==> flow/design.v <==
module ALU (
    input Clk,
    input Reset,
    input [7:0] operand_A, operand_B,
    input [3:0] Sel,
    output [7:0] Out,
    output [3:0] Flag);
    reg [7:0] Result;
    reg [3:0] FlagCpy;
    reg [7:0] nResult;
    reg [3:0] nFlag;
    reg [8:0] extendResult;
    reg [15:0] extendResult1;
    assign Out = Result;
    assign Flag = FlagCpy;
    always @(*)
    begin
        nResult = Result;
        nFlag = FlagCpy;
        extendResult = 9'd0;
        extendResult1 = 16'd0;
        case(Sel)
            4'h0:
                begin
                    extendResult = operand_A + operand_B;
                    if(extendResult >> 8 == 1)
                        nFlag = nFlag | 4'b0010;
                    else
                        nResult = extendResult[7:0];
                end
            4'h1:
                begin
                    if(operand_A < operand_B)
                        nFlag = nFlag | 4'b1000;
                    else
                        nResult = operand_A - operand_B;
                end
            4'h2:
                begin
                    extendResult1 = operand_A * operand_B;
                    if(extendResult1 >> 8 != 0)
                        nFlag = nFlag | 4'b0100;
                    else
                        nResult = operand_A * operand_B;
                    if(nResult == 0)
                        nFlag = nFlag | 4'b0001;
                end
            4'h3:
                begin
                    if(operand_A < operand_B)
                        nFlag = nFlag | 4'b1000;
                    else if(operand_B == 0)
                        nResult = 8'hFF;
                    else
                        nResult = operand_A / operand_B;
                    if(nResult == 0)
                        nFlag = nFlag | 4'b0001;
                end
            4'h4:
                begin
                extendResult1 = operand_A << operand_B;
                if(operand_B > 8 || (operand_A==1&&operand_B==8))
                    nFlag = nFlag | 4'b0010;
                else
                    begin
                    extendResult1 = operand_A << operand_B;
                    if(extendResult1 << 8 != 0)
                        nFlag = nFlag | 4'b0010;
                    else
                        nResult = operand_A << operand_B;
                    end
                if(nResult == 0)
                    nFlag = nFlag | 4'b0001;
                end
            4'h5:
                begin
                nResult = operand_A >> operand_B;
                if(nResult == 0)
                    nFlag = nFlag | 4'b0001;
                if(operand_B > 8 || (operand_B == 8 && operand_A==1) || (operand_B==7&&(operand_A == 2 || operand_A==3)) || operand_B==6&&(operand_A<=7&&operand_A>=4) || operand_B==5&&(operand_A<=15&&operand_A>=8) || operand_B==4&&(operand_A<=31&&operand_A>=16))
                    nFlag = nFlag | 4'b1000;
                end
            4'h6:
                begin
                nResult = operand_A & operand_B;
                if(nResult == 0)
                    nFlag = nFlag | 1;
                end
            4'h7:
                begin
                nResult = operand_A | operand_B;
                if(nResult == 0)
                    nFlag = nFlag | 1;
                end
            4'h8:
                begin
                nResult = operand_A ^ operand_B;
                if(nResult == 0)
                    nFlag = nFlag | 1;
                end
            4'h9:
                begin
                nResult = ~(operand_A ^ operand_B);
                if(nResult == 0)
                    nFlag = nFlag | 1;
                end
            4'hA:
                begin
                nResult = ~(operand_A & operand_B);
                if(nResult == 0)
                    nFlag = nFlag | 1;
                end
            4'hB:
                begin
                nResult = ~(operand_A | operand_B);
                if(nResult == 0)
                    nFlag = nFlag | 1;
                end
            default:
                nResult = 8'h00;
        endcase
    end
    always @(posedge Clk, posedge Reset)
    begin
        if(Reset) begin
            Result <= 8'h00;
            FlagCpy <= 4'b0000;
        end else begin
            Result <= nResult;
            FlagCpy <= nFlag;
        end
    end
endmodule
Reports on ALU. Module ALU before and after one edit of its RTL, step after step. "original" refers to lines of the RTL above, "edited" to lines of the edited file. "change" is "edited" less "original", of the values as shown; "relative change" is that difference over "original", in percent. Operators carry their Yosys type and port widths (W data, S select, Z words). Library cell names are shortened. Not given: --

Top: ALU. Clock port: Clk. Cell library: sky130hd. Library corner: tt_025C_1v80.

The edit. The edit as a unified diff against the file above. This change comes from a script, not from a designer. The edited design behaves differently; no optimisation was intended.

```diff
@@ -121,10 +121,7 @@
         endcase
     end
-    always @(posedge Clk, posedge Reset)
+    always @(posedge Clk)
     begin
-        if(Reset) begin
-            Result <= 8'h00;
-            FlagCpy <= 4'b0000;
-        end else begin
+        begin
             Result <= nResult;
             FlagCpy <= nFlag;
```

Word-level counts. Source: Yosys, flattened and elaborated, memories not mapped. Widths are those after wreduce. Registers that Yosys merges into a memory's read port (data or address) are not register bits. Print and check cells do not count.

Bit counts: register bits (original 12, edited 12, change 0, relative change 0.00%); cells after elaboration (original 129, edited 129, change 0, relative change 0.00%).

Operators by class: add/subtract/negate cells (original 2, edited 2, change 0, relative change 0.00%); $mul (original 2, edited 2, change 0, relative change 0.00%); divide/modulo/power cells (original 1, edited 1, change 0, relative change 0.00%); $lt $le $gt $ge (original 8, edited 8, change 0, relative change 0.00%); equal/unequal tests (original 31, edited 31, change 0, relative change 0.00%); shift operators (original 3, edited 3, change 0, relative change 0.00%); muxes and demuxes (original 28, edited 28, change 0, relative change 0.00%); bitwise operators (original 13, edited 13, change 0, relative change 0.00%); reduce/logical cells (original 36, edited 36, change 0, relative change 0.00%).

Operator list: $ne A2 B2 Y1 const B (original 12, edited 12, change 0, relative change 0.00%); $logic_not A8 Y1 (original 11, edited 11, change 0, relative change 0.00%); $mux W1 (original 10, edited 10, change 0, relative change 0.00%); $mux W8 (original 10, edited 10, change 0, relative change 0.00%); $logic_and A1 B1 Y1 (original 8, edited 8, change 0, relative change 0.00%); $not A1 Y1 (original 7, edited 7, change 0, relative change 0.00%); $logic_or A1 B1 Y1 (original 6, edited 6, change 0, relative change 0.00%); $eq A4 B3 Y1 const B (original 4, edited 4, change 0, relative change 0.00%); $eq A4 B4 Y1 const B (original 4, edited 4, change 0, relative change 0.00%); $eq A8 B3 Y1 const B (original 4, edited 4, change 0, relative change 0.00%); $mux W2 (original 3, edited 3, change 0, relative change 0.00%); $not A8 Y8 (original 3, edited 3, change 0, relative change 0.00%); $eq A4 B2 Y1 const B (original 2, edited 2, change 0, relative change 0.00%); $eq A8 B2 Y1 const B (original 2, edited 2, change 0, relative change 0.00%); $mux W4 (original 2, edited 2, change 0, relative change 0.00%); $reduce_and A8 Y1 (original 2, edited 2, change 0, relative change 0.00%); $reduce_bool A32 Y1 (original 2, edited 2, change 0, relative change 0.00%); $add A8 B8 Y9 (original 1, edited 1, change 0, relative change 0.00%); $and A8 B8 Y8 (original 1, edited 1, change 0, relative change 0.00%); $div A8 B8 Y8 (original 1, edited 1, change 0, relative change 0.00%); $eq A4 B1 Y1 const B (original 1, edited 1, change 0, relative change 0.00%); $eq A8 B1 Y1 const B (original 1, edited 1, change 0, relative change 0.00%); $eq A8 B4 Y1 const B (original 1, edited 1, change 0, relative change 0.00%); $ge A8 B3 Y1 const B (original 1, edited 1, change 0, relative change 0.00%); $ge A8 B4 Y1 const B (original 1, edited 1, change 0, relative change 0.00%); $ge A8 B5 Y1 const B (original 1, edited 1, change 0, relative change 0.00%); $gt A8 B4 Y1 const B (original 1, edited 1, change 0, relative change 0.00%); $le A8 B3 Y1 const B (original 1, edited 1, change 0, relative change 0.00%).

The list need not be complete.

Depth. Depth = most cells in a row (Yosys ltp): at word level without a register or memory, in the mapped netlist without a sequential cell, where the memories' decode and read muxes count.

Depth: word-level depth (original 9, edited 9, change 0, relative change 0.00%); ABC_AREA (original 0, edited 0); depth in mapped cells (original 55, edited 55, change 0, relative change 0.00%); gate-level depth less buffers (original 51, edited 53, change +2, relative change +3.92%).

Mapped cells and area. Source: synth_stat.txt of the flow (Yosys; design flattened, memories mapped). It holds for the ABC_AREA given above (unset counts as 0); a run with the other value may have another netlist.

Cells by type: nor2_1 (original 115, edited 103, change -12, relative change -10.43%); dfrtp_1 (original 12, edited 0, change -12, relative change -100.00%); edfxtp_1 (original 0, edited 12, change +12); nor3_1 (original 36, edited 26, change -10, relative change -27.78%); o21ai_0 (original 35, edited 44, change +9, relative change +25.71%); a31oi_1 (original 12, edited 5, change -7, relative change -58.33%); nand2_1 (original 56, edited 51, change -5, relative change -8.93%); nand2b_1 (original 16, edited 11, change -5, relative change -31.25%); xnor2_1 (original 16, edited 11, change -5, relative change -31.25%); clkbuf_1 (original 34, edited 30, change -4, relative change -11.76%); nand4_1 (original 12, edited 8, change -4, relative change -33.33%); o221ai_1 (original 7, edited 11, change +4, relative change +57.14%); buf_2 (original 5, edited 1, change -4, relative change -80.00%); nor4_1 (original 4, edited 8, change +4, relative change +100.00%); o21ai_1 (original 4, edited 0, change -4, relative change -100.00%); o22ai_1 (original 7, edited 10, change +3, relative change +42.86%); a21o_1 (original 5, edited 8, change +3, relative change +60.00%); a22oi_1 (original 4, edited 1, change -3, relative change -75.00%).

The list need not be complete.

Synthesis totals: cells in the netlist (original 881, edited 834, change -47, relative change -5.33%); cell area after synthesis (um^2) (original 6585.1, edited 6376.1, change -209.0, relative change -3.17%); sequential area (um^2) (original 300.3, edited 360.3, change +60.0, relative change +19.98%); flip-flop cells (original 12, edited 12, change 0, relative change 0.00%).

Worst setup path after synthesis. Path of least setup slack by OpenSTA after synthesis, without wires, with an ideal clock, recovery checks aside; 20% of the period is set as input and as output delay. Where synthesis merged equal registers, the netlist keeps one of their names.

Timing path post-synthesis: path kind (original input to register, edited input to register); from (original input operand_B[0], edited input operand_B[6]); to (original register Result[0], edited register Result[0]); period (ns) (original 13.5, edited 13.5, change 0.0, relative change 0.00%); input delay (ns) (original 2.700, edited 2.700, change 0.000, relative change 0.00%); launch time at the first pin (ns) (original 2.700, edited 2.700, change 0.000, relative change 0.00%); arrival time (ns) (original 14.030, edited 13.644, change -0.386, relative change -2.75%); slack (ns) (original -0.656, edited -0.405, change +0.251); path delay (ns) (original 11.456, edited 11.205, change -0.251, relative change -2.19%); stages (original 51, edited 46, change -5, relative change -9.80%); buffers on the path (original 5, edited 2, change -3, relative change -60.00%); synthesis period reached (ns) (original 14.156, edited 13.905, change -0.251, relative change -1.77%).

"path delay" = arrival - input delay + setup time. "stages" counts driving pins, that of a launching flip-flop among them; a cell with two outputs on the path counts twice. "synthesis period reached" is the clock period less the worst setup slack; recovery checks do not enter. This is arithmetic on one report: input and output delays are still those of the set period (20% each).

On the way, post-synthesis, original:
Cell sequence: buf_6 > clkbuf_1 > buf_2 > inv_1 > ha_1 > and4_1 > nor2_1 > ha_1 > or4b_4 > a2111oi_4 > a221oi_2 > ha_1 > o21a_1 > o21a_1 > mux2i_1 > ha_1 > o21a_1 > o21a_1 > [15 not listed] > nor3_1 > a21o_1 > ha_1 > nor3_1 > a211oi_1 > and4_1 > a2111oi_0 > or2_2 > clkbuf_1 > mux2_2 > ha_1 > a21oi_1 > nand3_1 > o21ai_0 > a21oi_1 > a221oi_1 > nor2_1 > a221o_1.

RTL lines, path post-synthesis, original: from (decl) (line 4) `input [7:0] operand_A, operand_B,`; to (assign) (line 126) `Result <= 8'h00;`; to (assign) (line 129) `Result <= nResult;`; to (decl) (line 8) `reg [7:0] Result;`.

original: No chain of elaborated cells between the ends is given. edited: Ways into the end's enable are left out, as the timed path ends at the data pin.

On the way, post-synthesis, edited:
Cell sequence: buf_6 > nor4_2 > and3_1 > a21oi_1 > ha_1 > o21ai_0 > a2111oi_4 > a211oi_2 > or2_2 > ha_1 > o21a_1 > o21a_1 > mux2_2 > ha_1 > a21oi_1 > a21boi_0 > o21ai_2 > mux2_2 > [10 not listed] > a211oi_1 > clkbuf_1 > mux2_2 > ha_1 > nor3_1 > nor3_1 > a31o_2 > a21oi_1 > nor2_1 > mux2_2 > ha_1 > o21ai_0 > a21oi_1 > o211ai_1 > a21oi_1 > o32a_1 > a221o_1 > a221o_1.

RTL lines, path post-synthesis, edited: from (decl) (line 4) `input [7:0] operand_A, operand_B,`; to (assign) (line 126) `Result <= nResult;`; to (decl) (line 8) `reg [7:0] Result;`.

edited: No chain of elaborated cells between the ends is given.

Worst path after layout. Path of least setup slack in the final report of the runs of pair 1 (OpenROAD, finished layout, wires in). Where an end is a register, its clock arrival counts in the times.

Timing path post-layout: path kind (original input to register, edited input to register); from (original input operand_B[0], edited input operand_A[7]); to (original register Result[0], edited register Result[0]); period (ns) (original 13.0, edited 13.0, change 0.0, relative change 0.00%); input delay (ns) (original 2.60, edited 2.60, change 0.00, relative change 0.00%); launch time at the first pin (ns) (original 2.60, edited 2.60, change 0.00, relative change 0.00%); arrival time (ns) (original 12.55, edited 12.53, change -0.02, relative change -0.16%); slack (ns) (original 0.56, edited 0.46, change -0.10); stages (original 48, edited 49, change +1, relative change +2.08%); buffers on the path (original 1, edited 4, change +3, relative change +300.00%).

On the way, post-layout, original:
Cell sequence: dlymetal6s2s_1 > clkinvlp_4 > ha_4 > and4_1 > nor2_1 > ha_1 > or4b_4 > a2111oi_4 > a221oi_2 > ha_1 > o21a_1 > o21a_1 > mux2i_2 > ha_1 > o21a_1 > o21a_1 > nor2_2 > a2bb2oi_4 > [12 not listed] > o21ai_2 > nand2_1 > o31ai_2 > ha_1 > nor3_2 > a211oi_2 > and4_1 > a2111oi_4 > or2_4 > mux2_2 > ha_1 > a21oi_1 > a21oi_1 > o21ai_1 > a21oi_2 > a221oi_2 > nor2_1 > a221o_1.

RTL lines, path post-layout, original: from (decl) (line 4) `input [7:0] operand_A, operand_B,`; to (assign) (line 126) `Result <= 8'h00;`; to (assign) (line 129) `Result <= nResult;`; to (decl) (line 8) `reg [7:0] Result;`.

original: No chain of elaborated cells between the ends is given.

On the way, post-layout, edited:
Cell sequence: clkdlybuf4s50_1 > ha_1 > a41oi_2 > a21oi_2 > ha_1 > o21ai_2 > a2111oi_4 > buf_4 > and3_4 > or2_4 > ha_4 > o21a_1 > o21a_1 > buf_4 > o31ai_4 > inv_1 > ha_4 > a21boi_1 > [13 not listed] > a211oi_2 > buf_4 > mux2_4 > ha_2 > nor4_4 > nor3_2 > a31o_2 > a21oi_4 > nor2_4 > mux2_4 > ha_1 > o21ai_1 > a21oi_1 > o211ai_1 > a21oi_2 > o32a_1 > a221o_1 > a221o_1.

RTL lines, path post-layout, edited: from (decl) (line 4) `input [7:0] operand_A, operand_B,`; to (assign) (line 126) `Result <= nResult;`; to (decl) (line 8) `reg [7:0] Result;`.

edited: No chain of elaborated cells between the ends is given.

Flow runs. Both versions went through the flow (Yosys, OpenROAD) with the same settings in each pair. Constraints: input delay and output delay 20% of the set period each, output load 0.01 pF.

Flow settings, pair 1:
The entry for CORE_UTILIZATION reads 40. The entry for period_ns reads 13.0. For CAP_MARGIN the number is 20. The figure for CORE_MARGIN is 2. SLEW_MARGIN: 20.

Measured results, pair 1: synthesized cell area (um^2) (original 6585.1, edited 6376.1, change -209.0, relative change -3.17%); die footprint (um^2) (original 17504.6, edited 16966.4, change -538.2, relative change -3.07%); standard-cell area of the final layout (um^2) (original 7766.2, edited 7983.9, change +217.7, relative change +2.80%); final utilization (%) (original 48.5, edited 50.8, change +2.3); setup slack of the worst path (ns) (original 0.564, edited 0.458, change -0.106); total negative setup slack (ns) (original 0.000, edited 0.000, change 0.000); worst hold slack after layout (ns) (original 0.456, edited 0.647, change +0.191); overall power (µW) (original 680.8, edited 673, change -7.8, relative change -1.15%); period achieved (ns) (original 12.436, edited 12.542, change +0.106, relative change +0.85%).

Flow settings, pair 2:
ABC_AREA: 0. For CAP_MARGIN the number is 15. For CORE_ASPECT_RATIO the number is 1.51. The figure for CORE_MARGIN is 7. The entry for CORE_UTILIZATION reads 36. For CTS_CLUSTER_DIAMETER the number is 112. The figure for GPL_ROUTABILITY_DRIVEN is 0. MAX_ROUTING_LAYER: met5. The entry for PLACE_DENSITY_LB_ADDON reads 0.3. Under SETUP_SLACK_MARGIN stands -0.52. SLEW_MARGIN: 20. The entry for TNS_END_PERCENT reads 50. The entry for period_ns reads 7.61.

Measured results, pair 2: synthesized cell area (um^2) (original 6585.1, edited 6376.1, change -209.0, relative change -3.17%); die footprint (um^2) (original 22355.0, edited 21712.5, change -642.5, relative change -2.87%); standard-cell area of the final layout (um^2) (original 8637.0, edited 8705.9, change +68.9, relative change +0.80%); final utilization (%) (original 48.3, edited 50.4, change +2.1); setup slack of the worst path (ns) (original -3.644, edited -3.677, change -0.033); total negative setup slack (ns) (original -11.402, edited -10.185, change +1.217); worst hold slack after layout (ns) (original 0.452, edited 0.656, change +0.204); overall power (µW) (original 1289, edited 1324, change +35, relative change +2.72%); period achieved (ns) (original 11.254, edited 11.287, change +0.033, relative change +0.29%).

By "period achieved" is meant the clock period of the run minus its worst setup slack. This is arithmetic on one report: input and output delays are still those of the set period (20% each). "overall power" is the tool's figure for a default switching activity; nothing was simulated.
